==> flow/design.v <==
module add_op(input [31:0] A, input [31:0] B, output [31:0] result);
    assign result = A + B;
endmodule
module sub_op(input [31:0] A, input [31:0] B, output [31:0] result);
    assign result = A - B;
endmodule
module and_op(input [31:0] A, input [31:0] B, output [31:0] result);
    assign result = A & B;
endmodule
module or_op(input [31:0] A, input [31:0] B, output [31:0] result);
    assign result = A | B;
endmodule
module xor_op(input [31:0] A, input [31:0] B, output [31:0] result);
    assign result = A ^ B;
endmodule
module nor_op(input [31:0] A, input [31:0] B, output [31:0] result);
    assign result = ~(A | B);
endmodule
module not_op(input [31:0] A, output [31:0] result);
    assign result = ~A;
endmodule
module sll_op(input [31:0] A, input [31:0] B, output [31:0] result);
    assign result = A << B;
endmodule
module srl_op(input [31:0] A, input [31:0] B, output [31:0] result);
    assign result = A >> B;
endmodule
module sra_op(input [31:0] A, input [31:0] B, output [31:0] result);
    assign result = A >> B;
endmodule
module inc_op(input [31:0] A, output [31:0] result);
    assign result = A + 4;
endmodule
module dec_op(input [31:0] A, output [31:0] result);
    assign result = A - 4;
endmodule
module slt_op(input [31:0] A, input [31:0] B, output [31:0] result);
    assign result = (A < B) ? 32'b1 : 32'b0;
endmodule
module sgt_op(input [31:0] A, input [31:0] B, output [31:0] result);
    assign result = (A > B) ? 32'b1 : 32'b0;
endmodule
module lui_op(input [31:0] B, output [31:0] result);
    assign result = {B[15:0], 16'b0};
endmodule
module alu(
    input [31:0] A,
    input [31:0] B,
    input [3:0] opcode,
    output [31:0] result
);
    wire [31:0] add_result;
    wire [31:0] sub_result;
    wire [31:0] and_result;
    wire [31:0] or_result;
    wire [31:0] xor_result;
    wire [31:0] nor_result;
    wire [31:0] not_result;
    wire [31:0] sll_result;
    wire [31:0] srl_result;
    wire [31:0] sra_result;
    wire [31:0] inc_result;
    wire [31:0] dec_result;
    wire [31:0] slt_result;
    wire [31:0] sgt_result;
    wire [31:0] lui_result;
    add_op add(A, B, add_result);
    sub_op sub(A, B, sub_result);
    and_op and_gate(A, B, and_result);
    or_op or_gate(A, B, or_result);
    xor_op xor_gate(A, B, xor_result);
    nor_op nor_gate(A, B, nor_result);
    not_op not_gate(A, not_result);
    sll_op sll(A, B,sll_result);
    srl_op srl(A, B,srl_result);
    sra_op sra(A, B,sra_result);
    inc_op inc(A,  inc_result);
    dec_op dec(A, dec_result);
    slt_op slt(A, B, slt_result);
    sgt_op sgt(A, B, sgt_result);
    lui_op lui(B, lui_result);
    assign result = (opcode == 4'b0000) ? add_result : 
                    (opcode == 4'b0001) ? sub_result :
                    (opcode == 4'b0010) ? and_result :
                    (opcode == 4'b0011) ? or_result :
                    (opcode == 4'b0100) ? xor_result :
                    (opcode == 4'b0101) ? nor_result :
                    (opcode == 4'b0110) ? not_result :
                    (opcode == 4'b0111) ? sll_result :
                    (opcode == 4'b1000) ? srl_result :
                    (opcode == 4'b1001) ? sra_result :
                    (opcode == 4'b1010) ? inc_result :
                    (opcode == 4'b1011) ? dec_result :
                    (opcode == 4'b1100) ? slt_result :
                    (opcode == 4'b1101) ? sgt_result :
                    (opcode == 4'b1110) ? lui_result : 32'b0;
endmodule
module register_bank(
    input clk,
    input rst,
    input [3:0] read_reg1,
    input [3:0] read_reg2,
    input [3:0] write_reg,
    input [31:0] write_data,
    input write_enable,
    output reg [31:0] data_out1,
    output reg [31:0] data_out2,
    output [15:0] output_display
);
    reg [31:0] registers [15:0];  
    reg [15:0] out_display_reg;
    integer i;
    always @(posedge clk or posedge rst) begin
        if (rst) begin
            for (i = 0; i < 16; i = i + 1)
                registers[i] <= (i == 0 || i == 15) ? 32'd0 : i * 10;
        end else if (write_enable) begin
            registers[write_reg] <= write_data;  
        end
    end
    always @(*) begin
        data_out1 = registers[read_reg1];
        data_out2 = registers[read_reg2];
    end
    always @(posedge clk) begin
        out_display_reg <= registers[write_reg][15:0];  
    end
    assign output_display = out_display_reg;
endmodule
module top_processor(
    input clk,
    input rst,
    input [3:0] rx,      
    input [3:0] ry,      
    input [3:0] rz,      
    input [3:0] op,      
    input write_en,      
    output [31:0] result_out   
);
    wire [31:0] operand1;
    wire [31:0] operand2;
    wire [31:0] alu_result;
    reg [31:0] result_reg;
    always @(posedge clk or posedge rst) begin
        if (rst)
            result_reg <= 32'b0;
        else
            result_reg <= alu_result;
    end
    register_bank reg_bank(
        .clk(clk),
        .rst(rst),
        .read_reg1(ry),
        .read_reg2(rz),
        .write_reg(rx),
        .write_data(alu_result),
        .write_enable(write_en),
        .data_out1(operand1),
        .data_out2(operand2),
        .output_display()
    );
    alu alu_unit(
        .A(operand1),
        .B(operand2),
        .opcode(op),
        .result(alu_result)
    );
    assign result_out = result_reg;
endmodule
* From RTL to reports: top_processor
Tool output for the design above, in the order of the flow.
Line numbers count from 1 in the design file above.
Library cell names are shortened.
A cell with - has no value.
- Design top :: top_processor
- Clock port :: clk
- Library :: sky130hd
- Timing corner :: tt_025C_1v80

* After elaboration
Yosys after proc, flatten, opt, wreduce and memory -nomap, before mapping. Print and check cells are not counted. Equal cells are merged and count once.
- Bits in registers :: 544
- Bits of input ports :: 19
- Output and inout bits :: 32
- $add $sub $neg :: 4
- Order comparisons :: 2
- Eq/ne operators :: 59
- Shift-type cells :: 2
- Mux-type cells :: 19
- Bitwise logic cells :: 5
- Reduce/logical cells :: 20
** Operators with widths (number)
- case mux 32 bit (select 16 bit) :: 2
- two-way mux 32 bit :: 15
- == test 4 bit (second input constant) :: 31
- inverter 32 bit :: 2
- == test 4 x 3 -> 1 bit (second input constant) :: 16
- AND reduction 2 bit :: 16
- adder 32 x 3 -> 32 bit (second input constant) :: 1
- subtractor 32 x 3 -> 32 bit (second input constant) :: 1
- adder 32 bit :: 1
- subtractor 32 bit :: 1
- greater-than comparator 32 bit :: 1
- less-than comparator 32 bit :: 1
- bitwise AND 32 bit :: 1
- OR 32 bit :: 1
- bitwise XOR 32 bit :: 1
- left shift 32 x 32 -> 32 bit :: 1
- >> shifter 32 x 32 -> 32 bit :: 1
- == test 4 x 2 -> 1 bit (second input constant) :: 8
- == test 4 x 1 -> 1 bit (second input constant) :: 4
- zero test 4 bit :: 4
- two-way mux 1 bit :: 2

* Logic depth
Depth = most cells in a row (Yosys ltp): at word level without a register or memory, in the mapped netlist without a sequential cell, where the memories' decode and read muxes count.
- Depth in word-level cells :: 18
- ABC_AREA :: 1
- Depth in mapped cells :: 34
- Mapped depth without buffers :: 31

* Mapped cells and area
Source: synth_stat.txt of the flow (Yosys; design flattened, memories mapped). It holds for the ABC_AREA given above (unset counts as 0); a run with the other value may have another netlist.
The area totals of this step are shown rounded.
- Cell count :: 6715
- Cell area after synthesis :: 40700 um^2
- Flip-flop cells :: 544
- Buffers :: 339
** Cell types
- dfrtp_1 :: number 501, area in all 1.25E+04 um^2
- nand2_1 :: number 3285, area in all 1.23E+04 um^2
- nand3_1 :: number 615, area in all 3.08E+03 um^2
- nor2_1 :: number 562, area in all 2.11E+03 um^2
- inv_1 :: number 407, area in all 1.53E+03 um^2
- dfstp_2 :: number 43, area in all 1.13E+03 um^2
- ha_1 :: number 90, area in all 1126.08 um^2
- o21ai_0 :: number 182, area in all 910.874 um^2
- a21oi_1 :: number 145, area in all 725.696 um^2
- clkbuf_1 :: number 192, area in all 720.691 um^2
- nand4_1 :: number 109, area in all 681.904 um^2
- buf_2 :: number 110, area in all 550.528 um^2
- xor2_1 :: number 35, area in all 306.544 um^2
- o21ai_1 :: number 55, area in all 275.264 um^2
- nand4_2 :: number 16, area in all 200.192 um^2
- nor3_1 :: number 39, area in all 195.187 um^2
- or2_2 :: number 29, area in all 181.424 um^2
- a211oi_1 :: number 23, area in all 172.666 um^2
Not listed: further types 39, cells in them 277.

* Worst setup path after synthesis
Path of least setup slack by OpenSTA after synthesis, without wires, with an ideal clock, recovery checks aside; 20% of the period is set as input and as output delay. Where synthesis merged equal registers, the netlist keeps one of their names.
- Kind :: input -> register
- Start point :: in rz[1]
- End point :: reg reg_bank.registers[4][24]
- Period :: 8.0 ns
- Input delay :: 1.600 ns
- Arrival :: 5.437 ns
- Required time :: 7.882 ns
- Path slack :: 2.445 ns
- Delay of the path :: 3.955 ns
- Stages :: 33
- Buffers on the path :: 5
- Synthesis period reached :: 5.555 ns
"delay of the path" = arrival - input delay + setup time.
"stages" counts driving pins, that of a launching flip-flop among them; a cell with two outputs on the path counts twice.
"synthesis period reached" = period - worst setup slack (recovery checks aside). The figure is calculated, with input and output delays left at 20% of the set period.
The rows between start and end are the longest chain of elaborated cells between them; the timing report does not say that the signal goes this way. Where chains are equally long, one stands for them.
A line is the first line of the expression or statement that the cell stems from. Yosys adds cells for indexed reads and writes and turns some case tables into memories.
- Path through :: buf_2 inv_1 nand2_2 nor2_4 buf_2 nand2_1 o21ai_0 a211oi_1 nand3_1 o21ai_2 clkbuf_1 buf_1 ha_1 ha_1 inv_1 nand2_1 nand2_1 nand2_1 a21oi_1 nor2_1 nor2_1 o21ai_1 nand2_1 nand2_1 nand2_1 nand2_1 nand2_1 nand2_1 nand2_1 nand3_1 buf_2 nand3_1 nand2_1
- Length of the longest elaborated chain :: 17
- Elaborated cells on any way between the ends :: 40
- Classes of those cells :: 2 x add/sub; 15 x eq/ne; 2 x shift; 16 x mux; 4 x logic; 1 x reduce/logical
** Ends and longest elaborated chain, after synthesis
- start, declared :: RTL line 135 : input [3:0] rz,
- == test 4 bit :: RTL line 123 : data_out2 = registers[read_reg2];
- case mux 32 bit (select 16 bit) :: RTL line 123
- two-way mux 32 bit :: RTL line 96 : (opcode == 4'b1110) ? lui_result : 32'b0;
- two-way mux 32 bit :: RTL line 95 : (opcode == 4'b1101) ? sgt_result :
- two-way mux 32 bit :: RTL line 94 : (opcode == 4'b1100) ? slt_result :
- two-way mux 32 bit :: RTL line 93 : (opcode == 4'b1011) ? dec_result :
- two-way mux 32 bit :: RTL line 92 : (opcode == 4'b1010) ? inc_result :
- (+3 left out)
- two-way mux 32 bit :: RTL line 88 : (opcode == 4'b0110) ? not_result :
- two-way mux 32 bit :: RTL line 87 : (opcode == 4'b0101) ? nor_result :
- two-way mux 32 bit :: RTL line 86 : (opcode == 4'b0100) ? xor_result :
- two-way mux 32 bit :: RTL line 85 : (opcode == 4'b0011) ? or_result :
- two-way mux 32 bit :: RTL line 84 : (opcode == 4'b0010) ? and_result :
- two-way mux 32 bit :: RTL line 83 : (opcode == 4'b0001) ? sub_result :
- two-way mux 32 bit :: RTL line 82 : assign result = (opcode == 4'b0000) ? add_result :
- end, assigned :: RTL line 116 : registers[i] <= (i == 0 || i == 15) ? 32'd0 : i * 10;
- end, assigned :: RTL line 118 : registers[write_reg] <= write_data;
- end, declared :: RTL line 110 : reg [31:0] registers [15:0];

* Timing after layout
From the final timing report of run 1: the path of least setup slack in the routed layout; clock arrival at registers is part of the times.
- Kind :: input -> register
- Start point :: in rz[0]
- End point :: reg reg_bank.registers[15][21]
- Period :: 8.0 ns
- Input delay :: 1.60 ns
- Arrival :: 7.70 ns
- Required time :: 8.54 ns
- Path slack :: 0.83 ns
- Stages :: 32
- Buffers on the path :: 5
The rows between start and end are the longest chain of elaborated cells between them; the timing report does not say that the signal goes this way. Where chains are equally long, one stands for them.
- Path through :: clkdlybuf4s50_1 inv_2 nor2_4 nand2_1 o21ai_0 nor2_1 nand2_1 inv_1 nand3b_1 buf_4 nor2_1 nand2_1 nor2_2 buf_6 buf_4 nand3_1 nand2_1 nand2_1 nand2_1 nand2_1 nand2_1 nand2_1 nand2_1 nand3_1 nand2_1 nor2_1 nand3_1 nor3_2 nand4_2 buf_12 nand2_1 nand2_1
- Length of the longest elaborated chain :: 17
- Elaborated cells on any way between the ends :: 40
- Classes of those cells :: 2 x add/sub; 15 x eq/ne; 2 x shift; 16 x mux; 4 x logic; 1 x reduce/logical
** Ends and longest elaborated chain, post-layout
- start, declared :: RTL line 135 : input [3:0] rz,
- == test 4 bit :: RTL line 123 : data_out2 = registers[read_reg2];
- case mux 32 bit (select 16 bit) :: RTL line 123
- two-way mux 32 bit :: RTL line 96 : (opcode == 4'b1110) ? lui_result : 32'b0;
- two-way mux 32 bit :: RTL line 95 : (opcode == 4'b1101) ? sgt_result :
- two-way mux 32 bit :: RTL line 94 : (opcode == 4'b1100) ? slt_result :
- two-way mux 32 bit :: RTL line 93 : (opcode == 4'b1011) ? dec_result :
- two-way mux 32 bit :: RTL line 92 : (opcode == 4'b1010) ? inc_result :
- (+3 left out)
- two-way mux 32 bit :: RTL line 88 : (opcode == 4'b0110) ? not_result :
- two-way mux 32 bit :: RTL line 87 : (opcode == 4'b0101) ? nor_result :
- two-way mux 32 bit :: RTL line 86 : (opcode == 4'b0100) ? xor_result :
- two-way mux 32 bit :: RTL line 85 : (opcode == 4'b0011) ? or_result :
- two-way mux 32 bit :: RTL line 84 : (opcode == 4'b0010) ? and_result :
- two-way mux 32 bit :: RTL line 83 : (opcode == 4'b0001) ? sub_result :
- two-way mux 32 bit :: RTL line 82 : assign result = (opcode == 4'b0000) ? add_result :
- end, assigned :: RTL line 116 : registers[i] <= (i == 0 || i == 15) ? 32'd0 : i * 10;
- end, assigned :: RTL line 118 : registers[write_reg] <= write_data;
- end, declared :: RTL line 110 : reg [31:0] registers [15:0];

## Implementation results

Design top_processor on sky130hd. What follows are 2 stored runs of the flow, each under its own settings; their order means nothing. The constraints put input and output delay at 20% of the set period each and load the outputs with 0.01 pF.
"achieved period" = clock period - worst setup slack. The figure is calculated, with input and output delays left at 20% of the set period.
By "time used up by the worst setup path" is meant the share of the clock period that the worst setup path is allowed (20% is reserved at inputs, 20% at outputs), minus its slack. Clock arrival times at its registers enter into it.
"overall power": no workload was simulated; the value follows from the tool's default switching activity.
Results are given in rounded form.

* Run 1
** Files
==> flow/run.sh <==
#!/bin/bash
# the make line also repeats the synthesis and layout settings of config.mk as NAME=value (left out here)
make -C /OpenROAD-flow-scripts/flow DESIGN_CONFIG=/design/flow/config.mk WORK_HOME=/design/flow/orfs CLKGATE_MAP_FILE= finish
==> flow/config.mk <==
export PLATFORM = sky130hd
export DESIGN_NAME = top_processor
export DESIGN_NICKNAME = top_processor
export VERILOG_FILES = /design/flow/design.v
export SDC_FILE = /design/flow/constraint.sdc
export NUM_CORES = 4
export LEC_CHECK = 0
export ABC_AREA = 1
export CAP_MARGIN = 20
export CORE_MARGIN = 2
export CORE_UTILIZATION = 40
export HOLD_SLACK_MARGIN = 0.05
export SLEW_MARGIN = 25
==> flow/constraint.sdc <==
create_clock -name core_clock -period 8.0 [get_ports {clk}]
set_input_delay 1.6000 -clock core_clock [delete_from_list [all_inputs] [get_ports {clk}]]
set_output_delay 1.6000 -clock core_clock [all_outputs]
set_load 0.01 [all_outputs]
** Results
- Time used up by the worst setup path :: 5.57 ns
- Kind of the worst setup path :: input -> register
- Achieved period :: 7.167 ns
- Worst hold slack in the final report :: 0.468 ns
- Total negative slack on setup checks :: 0.000 ns
- Smallest setup slack :: 0.833 ns
- Post-synthesis cell area :: 40700 um^2
- Utilization in the final report :: 0.465
- Standard-cell area after routing :: 47100 um^2
- Die area :: 104000 um^2
- Overall power :: 13900 uW

* Run 2
** Files
==> flow/run.sh <==
#!/bin/bash
# the make line also repeats the synthesis and layout settings of config.mk as NAME=value (left out here)
make -C /OpenROAD-flow-scripts/flow DESIGN_CONFIG=/design/flow/config.mk WORK_HOME=/design/flow/orfs CLKGATE_MAP_FILE= finish
==> flow/config.mk <==
export PLATFORM = sky130hd
export DESIGN_NAME = top_processor
export DESIGN_NICKNAME = top_processor
export VERILOG_FILES = /design/flow/design.v
export SDC_FILE = /design/flow/constraint.sdc
export NUM_CORES = 4
export LEC_CHECK = 0
export ABC_AREA = 1
export CAP_MARGIN = 5
export CELL_PAD_IN_SITES_DETAIL_PLACEMENT = 0
export CORE_MARGIN = 2
export CORE_UTILIZATION = 64
export GPL_TIMING_DRIVEN = 0
export HOLD_SLACK_MARGIN = 0.05
export MIN_ROUTING_LAYER = met2
export PLACE_DENSITY_LB_ADDON = 0.13
export SLEW_MARGIN = 25
export TNS_END_PERCENT = 90
==> flow/constraint.sdc <==
create_clock -name core_clock -period 8.0 [get_ports {clk}]
set_input_delay 1.6000 -clock core_clock [delete_from_list [all_inputs] [get_ports {clk}]]
set_output_delay 1.6000 -clock core_clock [all_outputs]
set_load 0.01 [all_outputs]
** Results
Did not finish, routing stopped with GRT-0116.
